==> flow/design.v <==
module ULA_LCD(clk, rst, rs, rw, en, dados, SOMA, SUBT, MULT, IGUAL, A, B, sinalA, sinalB);
	input [7:0] A;
	input [7:0] B;
	input sinalA;
	input sinalB;
	input SOMA;
	input SUBT;
	input MULT;
	input IGUAL;
	output en;
	output rw;
	output rs;
	output [7:0] dados;
	input clk;
	input rst;
	reg rs;
	reg rw;
	reg en;
	reg [7:0] dados;
	reg [21:0] c45;
	reg [21:0] c5;
	reg [21:0] c25;
	integer c1;
	reg flag45;
	reg flag5;
	reg flag2meio;
	reg [9:0] est2;
	reg flagbt1;
	reg flagbt2;
	reg flagbt3;
	reg flagbt4;
	reg flag_rst;
	reg [31:0] estado;
	reg subest;
	reg [5:0] charPos;
	reg [1:0] operacao;
	reg menos;
	reg [7:0] Alinha;
	reg [7:0] Blinha;
	reg menosA;
	reg menosB;
	reg menosR;
	parameter T45 = 2250, T5 = 250, T25 = 125;
	parameter clear = 1, opSOMA=1, opSUBT=2, opMULT=3, opIGUAL=4, skipLn=192, WAIT=10, WRITE=11, DEFAULT=6;
	reg [21:0] n45, n5, n25;
	reg nf45, nf5, nf25;
	always @(posedge clk) begin
		n45 = c45; n5 = c5; n25 = c25;
		nf45 = flag45; nf5 = flag5; nf25 = flag2meio;
    	if(flag_rst) begin
        	n45 = 0;
        	n25 = 0;
        	n5 = 0;
        	nf5 = 0;
        	nf45 = 0;
        	nf25 = 0;
    	end
    	if(n45 == T45) begin
            	n45 = 0;
            	nf45 = 1;
    	end
    	else if (n45 < T45) begin
        	n45 = n45+1;
    	end
    	if(n5 == T5) begin
        	n5 = 0;
        	nf5 = 1;
    	end
    	else if (n5 < T5) begin
        	n5 = n5 + 1;
    	end
    	if(n25 == T25) begin
			n25 = 0;
			nf25 = 1;
		end
		else if(n25 < T25) begin
			n25 = n25 + 1;
		end
		if(rst) begin
			c45 <= 0; c5 <= 0; c25 <= 0;
			flag45 <= 0; flag5 <= 0; flag2meio <= 0;
		end
		else begin
			c45 <= n45; c5 <= n5; c25 <= n25;
			flag45 <= nf45; flag5 <= nf5; flag2meio <= nf25;
		end
	end
	always @(posedge clk) begin
	if(rst) begin
		rs <= 0;
		rw <= 0;
		en <= 0;
		dados <= 0;
		c1 = 0;
		est2 <= 0;
		flagbt1 = 0;
		flagbt2 = 0;
		flagbt3 = 0;
		flagbt4 = 0;
		flag_rst <= 0;
		estado <= 0;
		subest = 0;
		charPos <= 0;
		operacao = 0;
		menos = 0;
		Alinha = 0;
		Blinha = 0;
		menosA <= 0;
		menosB <= 0;
	end
	else begin
    	case(estado)
			0: begin
				if(flag45) begin
					estado <= 1;
					subest <= 0;
				end
				else begin
					rs <= 0;
					rw <= 0;
					en <= 0;
				end
			end
        	1: begin
   			 if(subest == 0) begin
   				 en <= 0;
   				 subest <= 1;
   				 flag_rst <= 1;
   			 end
   			 else if(subest == 1) begin
   				 if(flag5) begin
   					 c1 = c1+1;
   					 rs <= 0;
   					 rw <= 0;
   					 en <= 1;
   					 dados <= 8'b00111000;
   					 flag_rst <= 1;
   					 subest = 0;
   					 estado <= 20;
   					 est2 <= 1;
   				 end
   				 else begin
   					 en <= 0;
   					 flag_rst <= 0;
   				 end
   				 if(c1 == 4) begin
   					 flag_rst <= 1;
   					 estado <= 20;
   					 subest <= 0;
   					 est2 <= 2;
   				 end
   			 end
        	end
        	20: begin
				en <= 1;
				if(subest == 0) begin
					subest <= 1;
					flag_rst <= 1;
				end
				else if(subest == 1) begin
					if(flag2meio) begin
						estado <= est2;
						subest <= 0;
					end
					else begin
						flag_rst <= 0;
					end
				end
			end
        	2: begin
   			 if(subest == 0) begin
   				 en <= 0;
   				 subest <= 1;
   				 flag_rst <= 1;
   			 end
   			 else if(subest == 1) begin  	
				if(flag5) begin
					 rs <= 0;
					 rw <= 0;
					 en <= 1;
					 dados <= 8'b00001100;
					 flag_rst <= 1;
					 subest <= 0;
					 estado <= 20;
					 est2 <= 3;	
				end
				else flag_rst <= 0; 
   			 end
        	end
        	3: begin
   			 if(subest == 0) begin
   				 en <= 0;
   				 subest <= 1;
   				 flag_rst <= 1;
   			 end
   			 if(subest == 1) begin
   				 if(flag5) begin
   					 dados <= 1;
   					 flag_rst <= 1;
   					 subest <= 0;
   					 estado <= 20;
   					 est2 <= 4;
   				 end
   				 else begin
   					 en <= 0;
   					 flag_rst <= 0;
   				 end
   			 end
        	end
        	4: begin
				 if(subest == 0) begin
					 en <= 0;
					 subest <= 1;
					 flag_rst <= 1;
				 end
				 if(subest == 1) begin
					 if(flag5) begin
						 rs <= 1'b0;
						 rw <= 1'b0;
						 en <= 1'b1;
						 dados <= 8'b0000110;
						 flag_rst <= 1;
						 subest <= 0;
						 estado <= 20;
						 est2 <= 5;
					 end
					 else begin
						 en <= 0;
						 flag_rst <= 0;
					 end
				 end
        	end
        	5: begin
				if(subest == 0) begin
					dados <= 0;
					 en <= 0;
					 subest <= 1;
					 flag_rst <= 1;
				 end
				 if(subest == 1) begin
					 if(flag5) begin
						 subest <= 0;
						 estado <= 6; 
					 end
					 else begin
						 en <= 0;
						 flag_rst <= 0;
					 end
				 end
			end
			6: begin
				en <= 0;
				if(!SOMA & !flagbt1) begin
					flagbt1 = 1;
				end
				else if(SOMA & flagbt1) begin
					subest <= 0;
					estado <= 9;
					charPos <= 20;
					flagbt1 <= 0;
					flag_rst <= 1;
					menosA <= 1;
					menosB <= 1;
					operacao = opSOMA;
				end
				if(!SUBT & !flagbt2) begin
					flagbt2 = 1;
				end
				else if(SUBT & flagbt2) begin
					subest <= 0;
					estado <= 17;
					charPos <= 20;
					flag_rst <= 1;
					flagbt2 <= 0;
					menosA <= 1;
					menosB <= 1;
					operacao = opSUBT;
				end
				if(!MULT & !flagbt3) begin
					flagbt3 = 1;
				end
				else if(MULT & flagbt3) begin
					subest <= 0;
					estado <= 25;
					flagbt3 = 0;
					flag_rst <= 1;
					operacao = opMULT;
					menosA <= 1;
					menosB <= 1;
					charPos <= 20;
				end
				if(!IGUAL & !flagbt4) begin
					flagbt4 = 1;
				end
				else if(IGUAL & flagbt4) begin
					charPos <= 0;
					subest <= 0;
					estado <= 15;
					flagbt4 = 0;
				end
			end
			9: begin
				if(subest == 0) begin
					subest <= 1;
					flag_rst <= 1;
				end
				else if(subest == 1) begin
					if(flag5) begin
						rs <= 0;
						rw <= 0;
						en <= 1;
						dados <= 1;
						subest <= 0;
						flag_rst <= 1;
						estado <= 20;
						est2 <= 10;
					end
					else begin
						flag_rst <= 0;
						en <= 0;
					end
				end
			end
        	10: begin
				en <= 0;
				if(subest == 0) begin
					subest <= 1;
					flag_rst <= 1;
				end
				else if(subest == 1) begin
					if(flag5) begin
						subest <= 0;
						flag_rst <= 1;
						estado <= 11;
					end
					else begin
						flag_rst <= 0;
					end
				end
   			end
   			11: begin
				if (charPos == 20) begin
					rs <= 0;
					rw <= 0;
					en <= 1;
					dados <= 1;
					charPos <= 0;
					estado <= 20;
					est2 <= 10;
					subest <= 0;
				end	
				else if(charPos == 0) begin
					if(sinalA & menosA) begin
						rs <= 1;
						rw <= 0;
						en <= 1;
						dados <= 45;
						estado <= 20;
						est2 <= 10;
						subest <= 0;
						menosA <= 0;
					end
					else begin 
						rs <= 1;
						rw <= 0;
						en <= 1;
						dados <= ((A/100) + 48);
						charPos <= 1;
						estado <= 20;
						est2 <= 10;
						subest <= 0;
					end
				end
				else if(charPos == 1) begin
					rs <= 1;
					rw <= 0;
					en <= 1;
					dados <= (((A/10)%10) + 48);
					charPos <= 2;
					estado <= 20;
					est2 <= 10;
					subest <= 0;
				end
				else if(charPos == 2) begin
					rs <= 1;
					rw <= 0;
					en <= 1;
					dados <= ((A%10) + 48);
					charPos <= 3;
					estado <= 20;
					est2 <= 10;
					subest <= 0;
				end
				else if(charPos == 3) begin
					rs <= 1;
					rw <= 0;
					en <= 1;
					dados <= 32;
					charPos <= 4;
					estado <= 20;
					est2 <= 10;
					subest <= 0;
				end
				else if(charPos == 4) begin
					rs <= 1;
					rw <= 0;
					en <= 1;
					dados <= 43;
					charPos <= 5;
					estado <= 20;
					est2 <= 10;
					subest <= 0;
				end
				else if(charPos == 5) begin
					rs <= 1;
					rw <= 0;
					en <= 1;
					dados <= 32;
					charPos <= 6;
					estado <= 20;
					est2 <= 10;
					subest <= 0;
				end
				else if(charPos == 6) begin
					if(sinalB & menosB) begin
						rs <= 1;
						rw <= 0;
						en <= 1;
						dados <= 45;
						estado <= 20;
						est2 <= 10;
						subest <= 0;
						menosB <= 0;
					end
					else begin
						rs <= 1;
						rw <= 0;
						en <= 1;
						dados <= ((B/100) + 48);
						charPos <= 7;
						estado <= 20;
						est2 <= 10;
						subest <= 0;
					end
				end
				else if(charPos == 7) begin
					rs <= 1;
					rw <= 0;
					en <= 1;
					dados <= ((B/10)%10 + 48);
					charPos <= 8;
					estado <= 20;
					est2 <= 10;
					subest <= 0;
				end
				else if(charPos == 8) begin
					rs <= 1;
					rw <= 0;
					en <= 1;
					dados <= ((B%10) + 48);
					charPos <= 9;
					estado <= 20;
					est2 <= 10;
					subest <= 0;
				end
				else if(charPos == 9) begin
					rs <= 1;
					rw <= 0;
					en <= 1;
					dados <= 32;
					charPos <= 10;
					estado <= 20;
					est2 <= 10;
					subest <= 0;
				end
				else if(charPos == 10) begin
					rs <= 1;
					rw <= 0;
					en <= 1;
					dados <= 32;
					charPos <= 11;
					estado <= 20;
					est2 <= 10;
					subest <= 0;
				end
				else if(charPos == 11) begin
					rs <= 1;
					rw <= 0;
					en <= 1;
					dados <= 32;
					charPos <= 12;
					estado <= 20;
					est2 <= 10;
					subest <= 0;
				end
				else if(charPos == 12) begin
					rs <= 1;
					rw <= 0;
					en <= 1;
					dados <= 32;
					charPos <= 13;
					estado <= 20;
					est2 <= 10;
					subest <= 0;
				end
				else if(charPos == 13) begin
					rs <= 1;
					rw <= 0;
					en <= 1;
					dados <= 32;
					charPos <= 14;
					estado <= 20;
					est2 <= 10;
					subest <= 0;
				end
				else if(charPos == 14) begin
					rs <= 1;
					rw <= 0;
					en <= 1;
					dados <= 32;
					charPos <= 15;
					estado <= 20;
					est2 <= 10;
					subest <= 0;
				end
				else if(charPos == 15) begin
					rs <= 1;
					rw <= 0;
					en <= 1;
					dados <= 32;
					charPos <= 17;
					estado <= 20;
					est2 <= 10;
					subest <= 0;
				end
				else if(charPos == 17) begin
					en <= 0;
					estado <= 20;
					est2 <= 10;
					charPos <= 18;
					subest <= 0;
				end
				else if(charPos == 18) begin
					estado <= 6;
					subest <= 0;
				end
			end
   			15: begin
				Alinha = A;
				Blinha = B;
				if(operacao == opSOMA) begin
					if(sinalA & !sinalB) begin
						operacao = opSUBT;
						if(A > B) begin
							menos = 1;
						end
						else begin
							menos = 0;
							Alinha = B;
							Blinha = A;
						end
					end
					else if(!sinalA & sinalB) begin
						operacao = opSUBT;
						if(B > A) begin
							menos = 1;
							Alinha = B;
							Blinha = A;
						end
						else menos = 0;
					end
					else if(sinalA & sinalB) begin
						if(A>0 & B>0) menos = 1;
						else menos = 0;
					end
					else menos = 0;
				end
				else if(operacao == opSUBT) begin
					if(sinalA & !sinalB) begin
						operacao = opSOMA;
						if(A>0 & B>0) menos = 1;
						else menos = 0;
					end
					else if(!sinalA & sinalB) begin
						operacao = opSOMA;
						menos = 0;
					end
					else if(sinalA & sinalB) begin
						if(A > B) begin
							menos = 1;
						end
						else begin
							menos = 0;
							Alinha = B;
							Blinha = A;
						end
					end
					else begin
						if(B > A) begin
							menos = 1;
							Alinha = B;
							Blinha = A;
						end
						else menos = 0;
					end
				end
				case(operacao) 
					opSOMA: begin
						if(subest == 0) begin
							en <= 0;
							subest <= 1;
							flag_rst <= 1;
						end
						else if(subest == 1) begin
							if(flag5) begin
								rs <= 0;
								rw <= 0;
								en <= 1;
								subest <= 0;
								estado <= 20;
								est2 <= 13;
								dados <= 8'b11000000;
							end
							else begin
								flag_rst <= 0;
								en <= 0;
							end
						end
					end
					opSUBT: begin
						if(subest == 0) begin
							en <= 0;
							subest <= 1;
							flag_rst <= 1;
						end
						else if(subest == 1) begin
							if(flag5) begin
								rs <= 0;
								rw <= 0;
								en <= 1;
								subest <= 0;
								estado <= 20;
								est2 <= 18;
								dados <= 8'b11000000;
							end
							else begin
								flag_rst <= 0;
								en <= 0;
							end
						end
					end
					opMULT: begin
						if(subest == 0) begin
							en <= 0;
							subest <= 1;
							flag_rst <= 1;
						end
						else if(subest == 1) begin
							if(flag5) begin
								rs <= 0;
								rw <= 0;
								en <= 1;
								subest <= 0;
								estado <= 20;
								est2 <= 21;
								dados <= 8'b11000000;
								if(sinalA & !sinalB || !sinalA & sinalB) begin
									if(A>0 & B>0) menos = 1;
									else menos = 0;
								end
								else begin
									menos = 0;
								end
							end
							else begin
								flag_rst <= 0;
								en <= 0;
							end
						end
					end
				endcase		
			end
			13: begin
				if(subest == 0) begin
					en <= 0;
					subest <= 1;
					flag_rst <= 1;
				end
				else if(subest == 1) begin
					if(flag5) begin
						subest <= 0;
						estado <= 14;
					end
					else begin
						flag_rst <= 0;
						en <= 0;
					end
				end
			end
			14: begin
				if(subest == 0) begin
					en <= 0;
					subest <= 1;
					flag_rst <= 1;
				end
				else if(subest == 1) begin
					if(flag5) begin
						if(charPos == 0) begin
							subest <= 0;
							estado <= 20;
							est2 <= 13;
							charPos <= 1;
						end
						else if(charPos == 1) begin
							if(menos) begin
								menos = 0;
								rs <= 1;
								rw <= 0;
								en <= 1;
								dados <= 45;
								estado <= 20;
								est2 <= 13;
								subest <= 0;
							end
							else begin
								rs <= 1;
								rw <= 0;
								en <= 1;
								dados <= ((A+B)/100 + 48);
								subest <= 0;
								charPos <= 2;
								estado <= 20;
								est2 <= 13;
							end
						end
						else if(charPos == 2) begin
							rs <= 1;
							rw <= 0;
							en <= 1;
							dados <= ((((A+B)/10)%10) + 48);
							subest <= 0;
							charPos <= 3;
							estado <= 20;
							est2 <= 13;
						end
						else if(charPos == 3) begin
							rs <= 1;
							rw <= 0;
							en <= 1;
							dados <= (((A+B)%10) + 48);
							subest <= 0;
							charPos <= 4;
							estado <= 20;
							est2 <= 13;
						end
						else if(charPos == 4) begin
							rs <= 1;
							rw <= 0;
							en <= 1;
							dados <= 32;
							subest <= 0;
							charPos <= 5;
							estado <= 20;
							est2 <= 13;
						end
						else if(charPos == 5) begin
							subest <= 0;
							estado <= 20;
							est2 <= 6;
						end
					end
					else begin
						flag_rst <= 0;
						en <= 0;
					end
				end
			end
			16: begin
				en <= 0;
				if(subest == 0) begin
					subest <= 1;
					flag_rst <= 1;
				end
				else if(subest == 1) begin
					if(flag5) begin
						subest <= 0;
						flag_rst <= 1;
						estado <= 17;
					end
					else begin
						flag_rst <= 0;
					end
				end
			end
			17: begin
				if (charPos == 20) begin
					rs <= 0;
					rw <= 0;
					en <= 1;
					dados <= 1;
					charPos <= 0;
					estado <= 20;
					est2 <= 16;
					subest <= 0;
				end	
				else if(charPos == 0) begin
					if(sinalA & menosA) begin
						rs <= 1;
						rw <= 0;
						en <= 1;
						dados <= 45;
						estado <= 20;
						est2 <= 16;
						subest <= 0;
						menosA <= 0;
					end
					else begin 
						rs <= 1;
						rw <= 0;
						en <= 1;
						dados <= ((A/100) + 48);
						charPos <= 1;
						estado <= 20;
						est2 <= 16;
						subest <= 0;
					end
				end
				else if(charPos == 1) begin
					rs <= 1;
					rw <= 0;
					en <= 1;
					dados <= (((A/10)%10) + 48);
					charPos <= 2;
					estado <= 20;
					est2 <= 16;
					subest <= 0;
				end
				else if(charPos == 2) begin
					rs <= 1;
					rw <= 0;
					en <= 1;
					dados <= ((A%10) + 48);
					charPos <= 3;
					estado <= 20;
					est2 <= 16;
					subest <= 0;
				end
				else if(charPos == 3) begin
					rs <= 1;
					rw <= 0;
					en <= 1;
					dados <= 32;
					charPos <= 4;
					estado <= 20;
					est2 <= 16;
					subest <= 0;
				end
				else if(charPos == 4) begin
					rs <= 1;
					rw <= 0;
					en <= 1;
					dados <= 45;
					charPos <= 5;
					estado <= 20;
					est2 <= 16;
					subest <= 0;
				end
				else if(charPos == 5) begin
					rs <= 1;
					rw <= 0;
					en <= 1;
					dados <= 32;
					charPos <= 6;
					estado <= 20;
					est2 <= 16;
					subest <= 0;
				end
				else if(charPos == 6) begin
					if(sinalB & menosB) begin
						rs <= 1;
						rw <= 0;
						en <= 1;
						dados <= 45;
						estado <= 20;
						est2 <= 16;
						subest <= 0;
						menosB <= 0;
					end
					else begin 
						rs <= 1;
						rw <= 0;
						en <= 1;
						dados <= ((B/100) + 48);
						charPos <= 7;
						estado <= 20;
						est2 <= 16;
						subest <= 0;
					end
				end
				else if(charPos == 7) begin
					rs <= 1;
					rw <= 0;
					en <= 1;
					dados <= ((B/10)%10 + 48);
					charPos <= 8;
					estado <= 20;
					est2 <= 16;
					subest <= 0;
				end
				else if(charPos == 8) begin
					rs <= 1;
					rw <= 0;
					en <= 1;
					dados <= ((B%10) + 48);
					charPos <= 9;
					estado <= 20;
					est2 <= 16;
					subest <= 0;
				end
				else if(charPos == 9) begin
					rs <= 1;
					rw <= 0;
					en <= 1;
					dados <= 32;
					charPos <= 10;
					estado <= 20;
					est2 <= 16;
					subest <= 0;
				end
				else if(charPos == 10) begin
					rs <= 1;
					rw <= 0;
					en <= 1;
					dados <= 32;
					charPos <= 11;
					estado <= 20;
					est2 <= 16;
					subest <= 0;
				end
				else if(charPos == 11) begin
					rs <= 1;
					rw <= 0;
					en <= 1;
					dados <= 32;
					charPos <= 12;
					estado <= 20;
					est2 <= 16;
					subest <= 0;
				end
				else if(charPos == 12) begin
					rs <= 1;
					rw <= 0;
					en <= 1;
					dados <= 32;
					charPos <= 13;
					estado <= 20;
					est2 <= 16;
					subest <= 0;
				end
				else if(charPos == 13) begin
					rs <= 1;
					rw <= 0;
					en <= 1;
					dados <= 32;
					charPos <= 14;
					estado <= 20;
					est2 <= 16;
					subest <= 0;
				end
				else if(charPos == 14) begin
					rs <= 1;
					rw <= 0;
					en <= 1;
					dados <= 32;
					charPos <= 15;
					estado <= 20;
					est2 <= 16;
					subest <= 0;
				end
				else if(charPos == 15) begin
					rs <= 1;
					rw <= 0;
					en <= 1;
					dados <= 32;
					charPos <= 16;
					estado <= 20;
					est2 <= 16;
					subest <= 0;
				end
				else if(charPos == 16) begin
					en <= 0;
					estado <= 20;
					est2 <= 16;
					charPos <= 17;
					subest <= 0;
				end
				else if(charPos == 17) begin
					estado <= 6;
					subest <= 0;
				end
			end
			18: begin
				if(subest == 0) begin
					en <= 0;
					subest <= 1;
					flag_rst <= 1;
				end
				else if(subest == 1) begin
					if(flag5) begin
						subest <= 0;
						estado <= 19;
					end
					else begin
						flag_rst <= 0;
						en <= 0;
					end
				end
			end
			19: begin
				if(subest == 0) begin
					en <= 0;
					subest <= 1;
					flag_rst <= 1;
				end
				else if(subest == 1) begin
					if(flag5) begin
						if(charPos == 0) begin
							subest <= 0;
							estado <= 20;
							est2 <= 18;
							charPos <= 1;
						end
						else if(charPos == 1) begin
							if(menos) begin
								menos = 0;
								rs <= 1;
								rw <= 0;
								en <= 1;
								dados <= 45;
								estado <= 20;
								est2 <= 18;
								subest <= 0;
							end
							else begin
								rs <= 1;
								rw <= 0;
								en <= 1;
								dados <= ((Alinha-Blinha)/100 + 48);
								subest <= 0;
								charPos <= 2;
								estado <= 20;
								est2 <= 18;
							end
						end
						else if(charPos == 2) begin
							rs <= 1;
							rw <= 0;
							en <= 1;
							dados <= ((((Alinha-Blinha)/10)%10) + 48);
							subest <= 0;
							charPos <= 3;
							estado <= 20;
							est2 <= 18;
						end
						else if(charPos == 3) begin
							rs <= 1;
							rw <= 0;
							en <= 1;
							dados <= (((Alinha-Blinha)%10) + 48);
							subest <= 0;
							charPos <= 4;
							estado <= 20;
							est2 <= 18;
						end
						else if(charPos == 4) begin
							rs <= 1;
							rw <= 0;
							en <= 1;
							dados <= 32;
							subest <= 0;
							charPos <= 5;
							estado <= 20;
							est2 <= 18;
						end
						else if(charPos == 5) begin
							subest <= 0;
							estado <= 20;
							est2 <= 6;
						end
					end
					else begin
						flag_rst <= 0;
						en <= 0;
					end
				end
			end
			21: begin
				if(subest == 0) begin
					en <= 0;
					subest <= 1;
					flag_rst <= 1;
				end
				else if(subest == 1) begin
					if(flag5) begin
						subest <= 0;
						estado <= 22;
					end
					else begin
						flag_rst <= 0;
						en <= 0;
					end
				end
			end
			22: begin
				if(subest == 0) begin
					en <= 0;
					subest <= 1;
					flag_rst <= 1;
				end
				else if(subest == 1) begin
					if(flag5) begin
						if(charPos == 0) begin
							subest <= 0;
							estado <= 20;
							est2 <= 21;
							charPos <= 1;
						end
						else if(charPos == 1) begin
							if(menos) begin
								menos = 0;
								rs <= 1;
								rw <= 0;
								en <= 1;
								dados <= 45;
								estado <= 20;
								est2 <= 21;
								subest <= 0;
							end
							else begin
								rs <= 1;
								rw <= 0;
								en <= 1;
								dados <= ((A*B)/10000 + 48);
								subest <= 0;
								charPos <= 2;
								estado <= 20;
								est2 <= 21;
							end
						end
						else if(charPos == 2) begin
							rs <= 1;
							rw <= 0;
							en <= 1;
							dados <= ((((A*B)/1000)%10) + 48);
							subest <= 0;
							charPos <= 3;
							estado <= 20;
							est2 <= 21;
						end
						else if(charPos == 3) begin
							rs <= 1;
							rw <= 0;
							en <= 1;
							dados <= (((A*B/100)%10) + 48);
							subest <= 0;
							charPos <= 4;
							estado <= 20;
							est2 <= 21;
						end
						else if(charPos == 4) begin
							rs <= 1;
							rw <= 0;
							en <= 1;
							dados <= (((A*B/10)%10) + 48);
							subest <= 0;
							charPos <= 5;
							estado <= 20;
							est2 <= 21;
						end
						else if(charPos == 5) begin
							rs <= 1;
							rw <= 0;
							en <= 1;
							dados <= ((A*B)%10) + 48;
							subest <= 0;
							charPos <= 6;
							estado <= 20;
							est2 <= 21;
						end
						else if(charPos == 6) begin
							rs <= 1;
							rw <= 0;
							en <= 1;
							dados <= 32;
							subest <= 0;
							charPos <= 7;
							estado <= 20;
							est2 <= 21;
						end
						else if(charPos == 7) begin
							subest <= 0;
							estado <= 20;
							est2 <= 6;
						end
					end
					else begin
						flag_rst <= 0;
						en <= 0;
					end
				end
			end
			24: begin
				en <= 0;
				if(subest == 0) begin
					subest <= 1;
					flag_rst <= 1;
				end
				else if(subest == 1) begin
					if(flag5) begin
						subest <= 0;
						flag_rst <= 1;
						estado <= 25;
					end
					else begin
						flag_rst <= 0;
					end
				end
			end
			25: begin
				if (charPos == 20) begin
					rs <= 0;
					rw <= 0;
					en <= 1;
					dados <= 1;
					charPos <= 0;
					estado <= 20;
					est2 <= 24;
					subest <= 0;
				end	
				else if(charPos == 0) begin
					if(sinalA & menosA) begin
						rs <= 1;
						rw <= 0;
						en <= 1;
						dados <= 45;
						estado <= 20;
						est2 <= 24;
						subest <= 0;
						menosA <= 0;
					end
					else begin 
						rs <= 1;
						rw <= 0;
						en <= 1;
						dados <= ((A/100) + 48);
						charPos <= 1;
						estado <= 20;
						est2 <= 24;
						subest <= 0;
					end
				end
				else if(charPos == 1) begin
					rs <= 1;
					rw <= 0;
					en <= 1;
					dados <= (((A/10)%10) + 48);
					charPos <= 2;
					estado <= 20;
					est2 <= 24;
					subest <= 0;
				end
				else if(charPos == 2) begin
					rs <= 1;
					rw <= 0;
					en <= 1;
					dados <= ((A%10) + 48);
					charPos <= 3;
					estado <= 20;
					est2 <=24;
					subest <= 0;
				end
				else if(charPos == 3) begin
					rs <= 1;
					rw <= 0;
					en <= 1;
					dados <= 32;
					charPos <= 4;
					estado <= 20;
					est2 <= 24;
					subest <= 0;
				end
				else if(charPos == 4) begin
					rs <= 1;
					rw <= 0;
					en <= 1;
					dados <= 42;
					charPos <= 5;
					estado <= 20;
					est2 <= 24;
					subest <= 0;
				end
				else if(charPos == 5) begin
					rs <= 1;
					rw <= 0;
					en <= 1;
					dados <= 32;
					charPos <= 6;
					estado <= 20;
					est2 <= 24;
					subest <= 0;
				end
				else if(charPos == 6) begin
					if(sinalB & menosB) begin
						rs <= 1;
						rw <= 0;
						en <= 1;
						dados <= 45;
						estado <= 20;
						est2 <= 24;
						subest <= 0;
						menosB <= 0;
					end
					else begin 
						rs <= 1;
						rw <= 0;
						en <= 1;
						dados <= ((B/100) + 48);
						charPos <= 7;
						estado <= 20;
						est2 <= 24;
						subest <= 0;
					end
				end
				else if(charPos == 7) begin
					rs <= 1;
					rw <= 0;
					en <= 1;
					dados <= ((B/10)%10 + 48);
					charPos <= 8;
					estado <= 20;
					est2 <= 24;
					subest <= 0;
				end
				else if(charPos == 8) begin
					rs <= 1;
					rw <= 0;
					en <= 1;
					dados <= ((B%10) + 48);
					charPos <= 9;
					estado <= 20;
					est2 <= 24;
					subest <= 0;
				end
				else if(charPos == 9) begin
					rs <= 1;
					rw <= 0;
					en <= 1;
					dados <= 32;
					charPos <= 10;
					estado <= 20;
					est2 <= 24;
					subest <= 0;
				end
				else if(charPos == 10) begin
					rs <= 1;
					rw <= 0;
					en <= 1;
					dados <= 32;
					charPos <= 11;
					estado <= 20;
					est2 <= 24;
					subest <= 0;
				end
				else if(charPos == 11) begin
					rs <= 1;
					rw <= 0;
					en <= 1;
					dados <= 32;
					charPos <= 12;
					estado <= 20;
					est2 <= 24;
					subest <= 0;
				end
				else if(charPos == 12) begin
					rs <= 1;
					rw <= 0;
					en <= 1;
					dados <= 32;
					charPos <= 13;
					estado <= 20;
					est2 <= 24;
					subest <= 0;
				end
				else if(charPos == 13) begin
					rs <= 1;
					rw <= 0;
					en <= 1;
					dados <= 32;
					charPos <= 14;
					estado <= 20;
					est2 <= 24;
					subest <= 0;
				end
				else if(charPos == 14) begin
					rs <= 1;
					rw <= 0;
					en <= 1;
					dados <= 32;
					charPos <= 15;
					estado <= 20;
					est2 <= 24;
					subest <= 0;
				end
				else if(charPos == 15) begin
					rs <= 1;
					rw <= 0;
					en <= 1;
					dados <= 32;
					charPos <= 16;
					estado <= 20;
					est2 <= 24;
					subest <= 0;
				end
				else if(charPos == 16) begin
					en <= 0;
					estado <= 20;
					est2 <= 24;
					charPos <= 17;
					subest <= 0;
				end
				else if(charPos == 17) begin
					estado <= 6;
					subest <= 0;
				end
			end
    	endcase
	end
	end
endmodule
# Step by step through the tools: ULA_LCD
# The steps from the RTL of ULA_LCD to its reports follow in flow order.
# Lines are those of the file above, counted from 1.
# Cell names lack the library's common part.
# Not given: -
# inputs
top	ULA_LCD
clock_port	clk
library	sky130hd
corner	tt_025C_1v80

# After elaboration
# Source: Yosys, flattened and elaborated, memories not mapped. Widths are those after wreduce. Registers that Yosys merges into a memory's read port (data or address) are not register bits. Print and check cells do not count.
# classes
add_sub_neg	23
n_mul	1
div_mod_pow	24
compare	7
eq_ne	139
mux	636
logic	14
n_reduce_logical	65
# ops
cell	n
32-bit 2-to-1 mux	90
32-bit by 4-bit modulo with 32-bit output with constant B	10
10-bit 2-to-1 mux	96
8-bit 2-to-1 mux	86
32-bit by 7-bit divider with 32-bit output with constant B	3
32-bit parallel mux with 17-bit select	1
32-bit by 14-bit divider with 32-bit output with constant B	1
8-bit by 7-bit divider with 32-bit output with constant B	2
32-bit by 4-bit divider with 32-bit output with constant B	3
6-bit 2-to-1 mux	63
32-bit by 10-bit divider with 32-bit output with constant B	1
32-bit by 5-bit == test with 1-bit output with constant B	9
1-bit 2-to-1 mux	267
8-bit by 4-bit divider with 32-bit output with constant B	2
8-bit by 4-bit modulo with 32-bit output with constant B	2
32-bit by 4-bit == test with 1-bit output with constant B	7
8-bit by 6-bit adder with 8-bit output with constant B	17
22-bit 2-to-1 mux	6
8-bit by 8-bit multiplier with 16-bit output	1
10-bit parallel mux with 12-bit select	1
2-bit inequality test with constant B	48
32-bit by 3-bit == test with 1-bit output with constant B	3
8-bit parallel mux with 12-bit select	1
22-bit by 1-bit adder with 22-bit output with constant B	3
32-bit by 2-bit == test with 1-bit output with constant B	2
19-bit inequality test with constant B	3
28-bit AND reduction	2
6-bit by 4-bit == test with 1-bit output with constant B	8
# Other operator kinds: 69; their cells: 171.
# word_totals
reg_bits	187
inputBits	24
output_inout_bits	11
elab_cells	935

# Logic depth
# Yosys ltp: most cells in a row. Word level: on the elaborated netlist, between registers, memories and ports. Mapped: between sequential cells and ports; inverters and the memories' decode and read muxes count.
# depth
ltp_word	21
abc_area	0
depth_mapped	497
mapped_depth_nobuf	458

# Netlist
# Yosys stat after the flow's synthesis: flattened, memories mapped to cells. It holds for the ABC_AREA given above (unset counts as 0); a run with the other value may have another netlist.
# by_type
type	n	type_area_um2
ha_1	514	6.43E+03
dfxtp_1	203	4.06E+03
nor2_1	876	3.29E+03
nand2_1	828	3.11E+03
a21oi_1	557	2.79E+03
xnor2_1	296	2.59E+03
o21ai_0	476	2.38E+03
nor3_1	443	2.22E+03
o21a_1	282	2117.03
o31ai_1	215	1.61E+03
mux2i_1	149	1491.43
xor2_1	142	1.24E+03
nand3_1	242	1.21E+03
mux2_2	104	1.17E+03
and2_1	174	1.09E+03
inv_1	275	1032.24
a211oi_1	130	975.936
a21o_1	120	900.864
# Not listed: further types 159, cells in them 2636.
# mapped
stdcells	8662
mapped_area_mm2	0.060209
seqArea_mm2	0.0040639
flip_flops	203
buffers	333

# Worst setup path after synthesis
# Path of least setup slack by OpenSTA after synthesis, without wires, with an ideal clock, recovery checks aside; 20% of the period is set as input and as output delay. Where synthesis merged equal registers, the netlist keeps one of their names.
# synth_timing
path_kind	input to register
start	input B[6]
end	register dados[6]
clock_period_ns	120.0
in_delay_ns	24.000
setup_time_ns	0.065
launch_ns	24.000
arrival_ns	108.901
t_required_ns	119.935
setup_slack_ns	11.034
path_delay_ns	84.966
driving_pins	440
path_buffers	38
period_less_setup_slack_ns	108.966
# "path_delay_ns" is the arrival time less input delay plus setup time.
# "driving_pins" counts driving pins, that of a launching flip-flop among them; a cell with two outputs on the path counts twice.
# "period_less_setup_slack_ns" = period - worst setup slack (recovery checks aside). The figure is calculated, with input and output delays left at 20% of the set period.
# The rows between start and end are the longest chain of elaborated cells between them; the timing report does not say that the signal goes this way. Where chains are equally long, one stands for them.
# Each line given opens the expression or statement behind the cell; cells for indexed reads and writes are added by Yosys, which also makes memories of some case tables.
# A register here has more assigning lines than the two given.
# synth_between
path_cell_list	clkbuf_1 > clkbuf_1 > and2_1 > fa_1 > fa_1 > fa_1 > inv_1 > fa_1 > inv_1 > ha_1 > inv_1 > o21ai_0 > a21oi_1 > o21bai_1 > a21oi_1 > o21bai_1 > a21oi_1 > xnor2_1 > (+404 left out) > buf_6 > a2111o_1 > a311oi_4 > o211ai_1 > a21oi_1 > nand2_1 > o21ai_1 > inv_1 > ha_1 > o21ai_0 > nand2_1 > ha_1 > a311o_1 > a221oi_1 > o21ai_0 > a21oi_1 > a21oi_1 > nor2_1
elab_chain_cells	13
cone_cells	69
classes_between	add/sub: 12; mul: 1; div: 16; mux: 40
# synth_rtl
item	line_no	source
start: declaration	3	input [7:0] B;
8-bit by 4-bit divider with 32-bit output	1338	dados <= ((B/10)%10 + 48);
32-bit by 4-bit modulo with 32-bit output	1338
8-bit by 6-bit adder with 8-bit output	1338
8-bit 2-to-1 mux	1334	else if(charPos == 7) begin
8-bit 2-to-1 mux	1312	else if(charPos == 6) begin
8-bit 2-to-1 mux	1302	else if(charPos == 5) begin
8-bit 2-to-1 mux	1292	else if(charPos == 4) begin
8-bit 2-to-1 mux	1282	else if(charPos == 3) begin
8-bit 2-to-1 mux	1272	else if(charPos == 2) begin
8-bit 2-to-1 mux	1262	else if(charPos == 1) begin
8-bit 2-to-1 mux	1240	else if(charPos == 0) begin
8-bit 2-to-1 mux	1230	if (charPos == 20) begin
8-bit parallel mux with 12-bit select	112	case(estado)
end: assignment	367	dados <= ((A/100) + 48);
end: assignment	378	dados <= (((A/10)%10) + 48);
end: declaration	13	output [7:0] dados;

# Worst path after layout
# Path of least setup slack in the final report of entry A (OpenROAD, finished layout, wires in). Where an end is a register, its clock arrival counts in the times.
# layout_timing
path_kind	input to register
start	input B[5]
end	register dados[5]
clock_period_ns	179.0
in_delay_ns	35.80
setup_time_ns	0.14
launch_ns	35.80
arrival_ns	129.71
t_required_ns	179.41
setup_slack_ns	49.71
driving_pins	409
path_buffers	10
# The rows between start and end are the longest chain of elaborated cells between them; the timing report does not say that the signal goes this way. Where chains are equally long, one stands for them.
# A register here has more assigning lines than the two given.
# layout_between
path_cell_list	clkdlybuf4s50_1 > and2_1 > fa_1 > fa_1 > fa_1 > fa_1 > ha_1 > a21boi_0 > o21ai_0 > a21boi_0 > o21ai_0 > nand2b_1 > a21oi_1 > o21bai_1 > a21o_1 > a21oi_1 > xnor2_1 > a41oi_1 > (+373 left out) > o21ai_1 > a22oi_1 > o32a_1 > a21oi_1 > inv_1 > a21oi_1 > nand2_1 > o21ai_1 > inv_1 > ha_1 > o21ai_0 > nand2_1 > ha_1 > o22ai_1 > nor4_1 > a311oi_1 > a211oi_1 > a211oi_1
elab_chain_cells	13
cone_cells	69
classes_between	add/sub: 12; mul: 1; div: 16; mux: 40
# layout_rtl
item	line_no	source
start: declaration	3	input [7:0] B;
8-bit by 4-bit divider with 32-bit output	1338	dados <= ((B/10)%10 + 48);
32-bit by 4-bit modulo with 32-bit output	1338
8-bit by 6-bit adder with 8-bit output	1338
8-bit 2-to-1 mux	1334	else if(charPos == 7) begin
8-bit 2-to-1 mux	1312	else if(charPos == 6) begin
8-bit 2-to-1 mux	1302	else if(charPos == 5) begin
8-bit 2-to-1 mux	1292	else if(charPos == 4) begin
8-bit 2-to-1 mux	1282	else if(charPos == 3) begin
8-bit 2-to-1 mux	1272	else if(charPos == 2) begin
8-bit 2-to-1 mux	1262	else if(charPos == 1) begin
8-bit 2-to-1 mux	1240	else if(charPos == 0) begin
8-bit 2-to-1 mux	1230	if (charPos == 20) begin
8-bit parallel mux with 12-bit select	112	case(estado)
end: assignment	367	dados <= ((A/100) + 48);
end: assignment	378	dados <= (((A/10)%10) + 48);
end: declaration	13	output [7:0] dados;

# Record of 5 stored runs of the RTL-to-layout flow on ULA_LCD, platform sky130hd. The runs are unordered. Constraints: input delay and output delay 20% of the set period each, output load 0.01 pF.
# "clock_period_reached_ns" is the run's clock period less its worst setup slack. It is reckoned from that one timing run; input and output delays stay at 20% of the period that was set.
# "worst_setup_path_time_ns" = time allowed to the worst setup path (clock period - input delay - output delay, where it has them) - its slack; a late launch clock adds to it, a late capture clock takes from it.
# Among the settings, . means not set for that run.
run	CELL_PAD_IN_SITES_GLOBAL_PLACEMENT	CORE_UTILIZATION	CTS_CLUSTER_DIAMETER	GPL_ROUTABILITY_DRIVEN	PLACE_DENSITY_LB_ADDON	SETUP_SLACK_MARGIN	period_ns	CAP_MARGIN	CORE_MARGIN	SLEW_MARGIN	ABC_AREA	CORE_ASPECT_RATIO	TNS_END_PERCENT	CELL_PAD_IN_SITES_DETAIL_PLACEMENT	MAX_ROUTING_LAYER	MIN_ROUTING_LAYER	HOLD_SLACK_MARGIN	setup_tns_ns	worst_setup_path_time_ns	critical_path_kind	finalCellArea_mm2	worst_hold_slack_ns	die_mm2	fin_ws_ns	synthArea_mm2	finish.utilization_pct	clock_period_reached_ns
entry A	1	61	102	1	0.21	-2.0	179.0	20	2	20	.	.	.	.	.	.	.	0.000	93.49	input to register	0.062266	0.456	0.101232	49.709	0.060209	63.5	129.291
entry B	3	38	355	.	0.09	.	120.0	35	2	25	0	0.61	95	.	.	.	.	0.000	88.60	input to register	0.0637824	0.461	0.161743	7.401	0.060209	40.4	112.599
entry C	2	28	.	.	0.09	5.0	178.0	5	2	5	.	1.88	.	1	met5	met1	.	0.000	92.94	input to register	0.0648434	0.459	0.218945	49.455	0.060209	30.3	128.545
entry D	3	38	355	0	0.09	-2.0	120.0	35	2	25	0	0.61	95	.	.	.	0.25	0.000	90.21	input to register	0.0637712	0.463	0.161743	5.794	0.060209	40.4	114.206
entry E	.	40	355	.	.	.	120.0	20	2	0	1	.	20	.	.	.	.	0.000	74.08	input to register	0.070385	0.421	0.171872	21.924	0.0674297	42.1	98.076
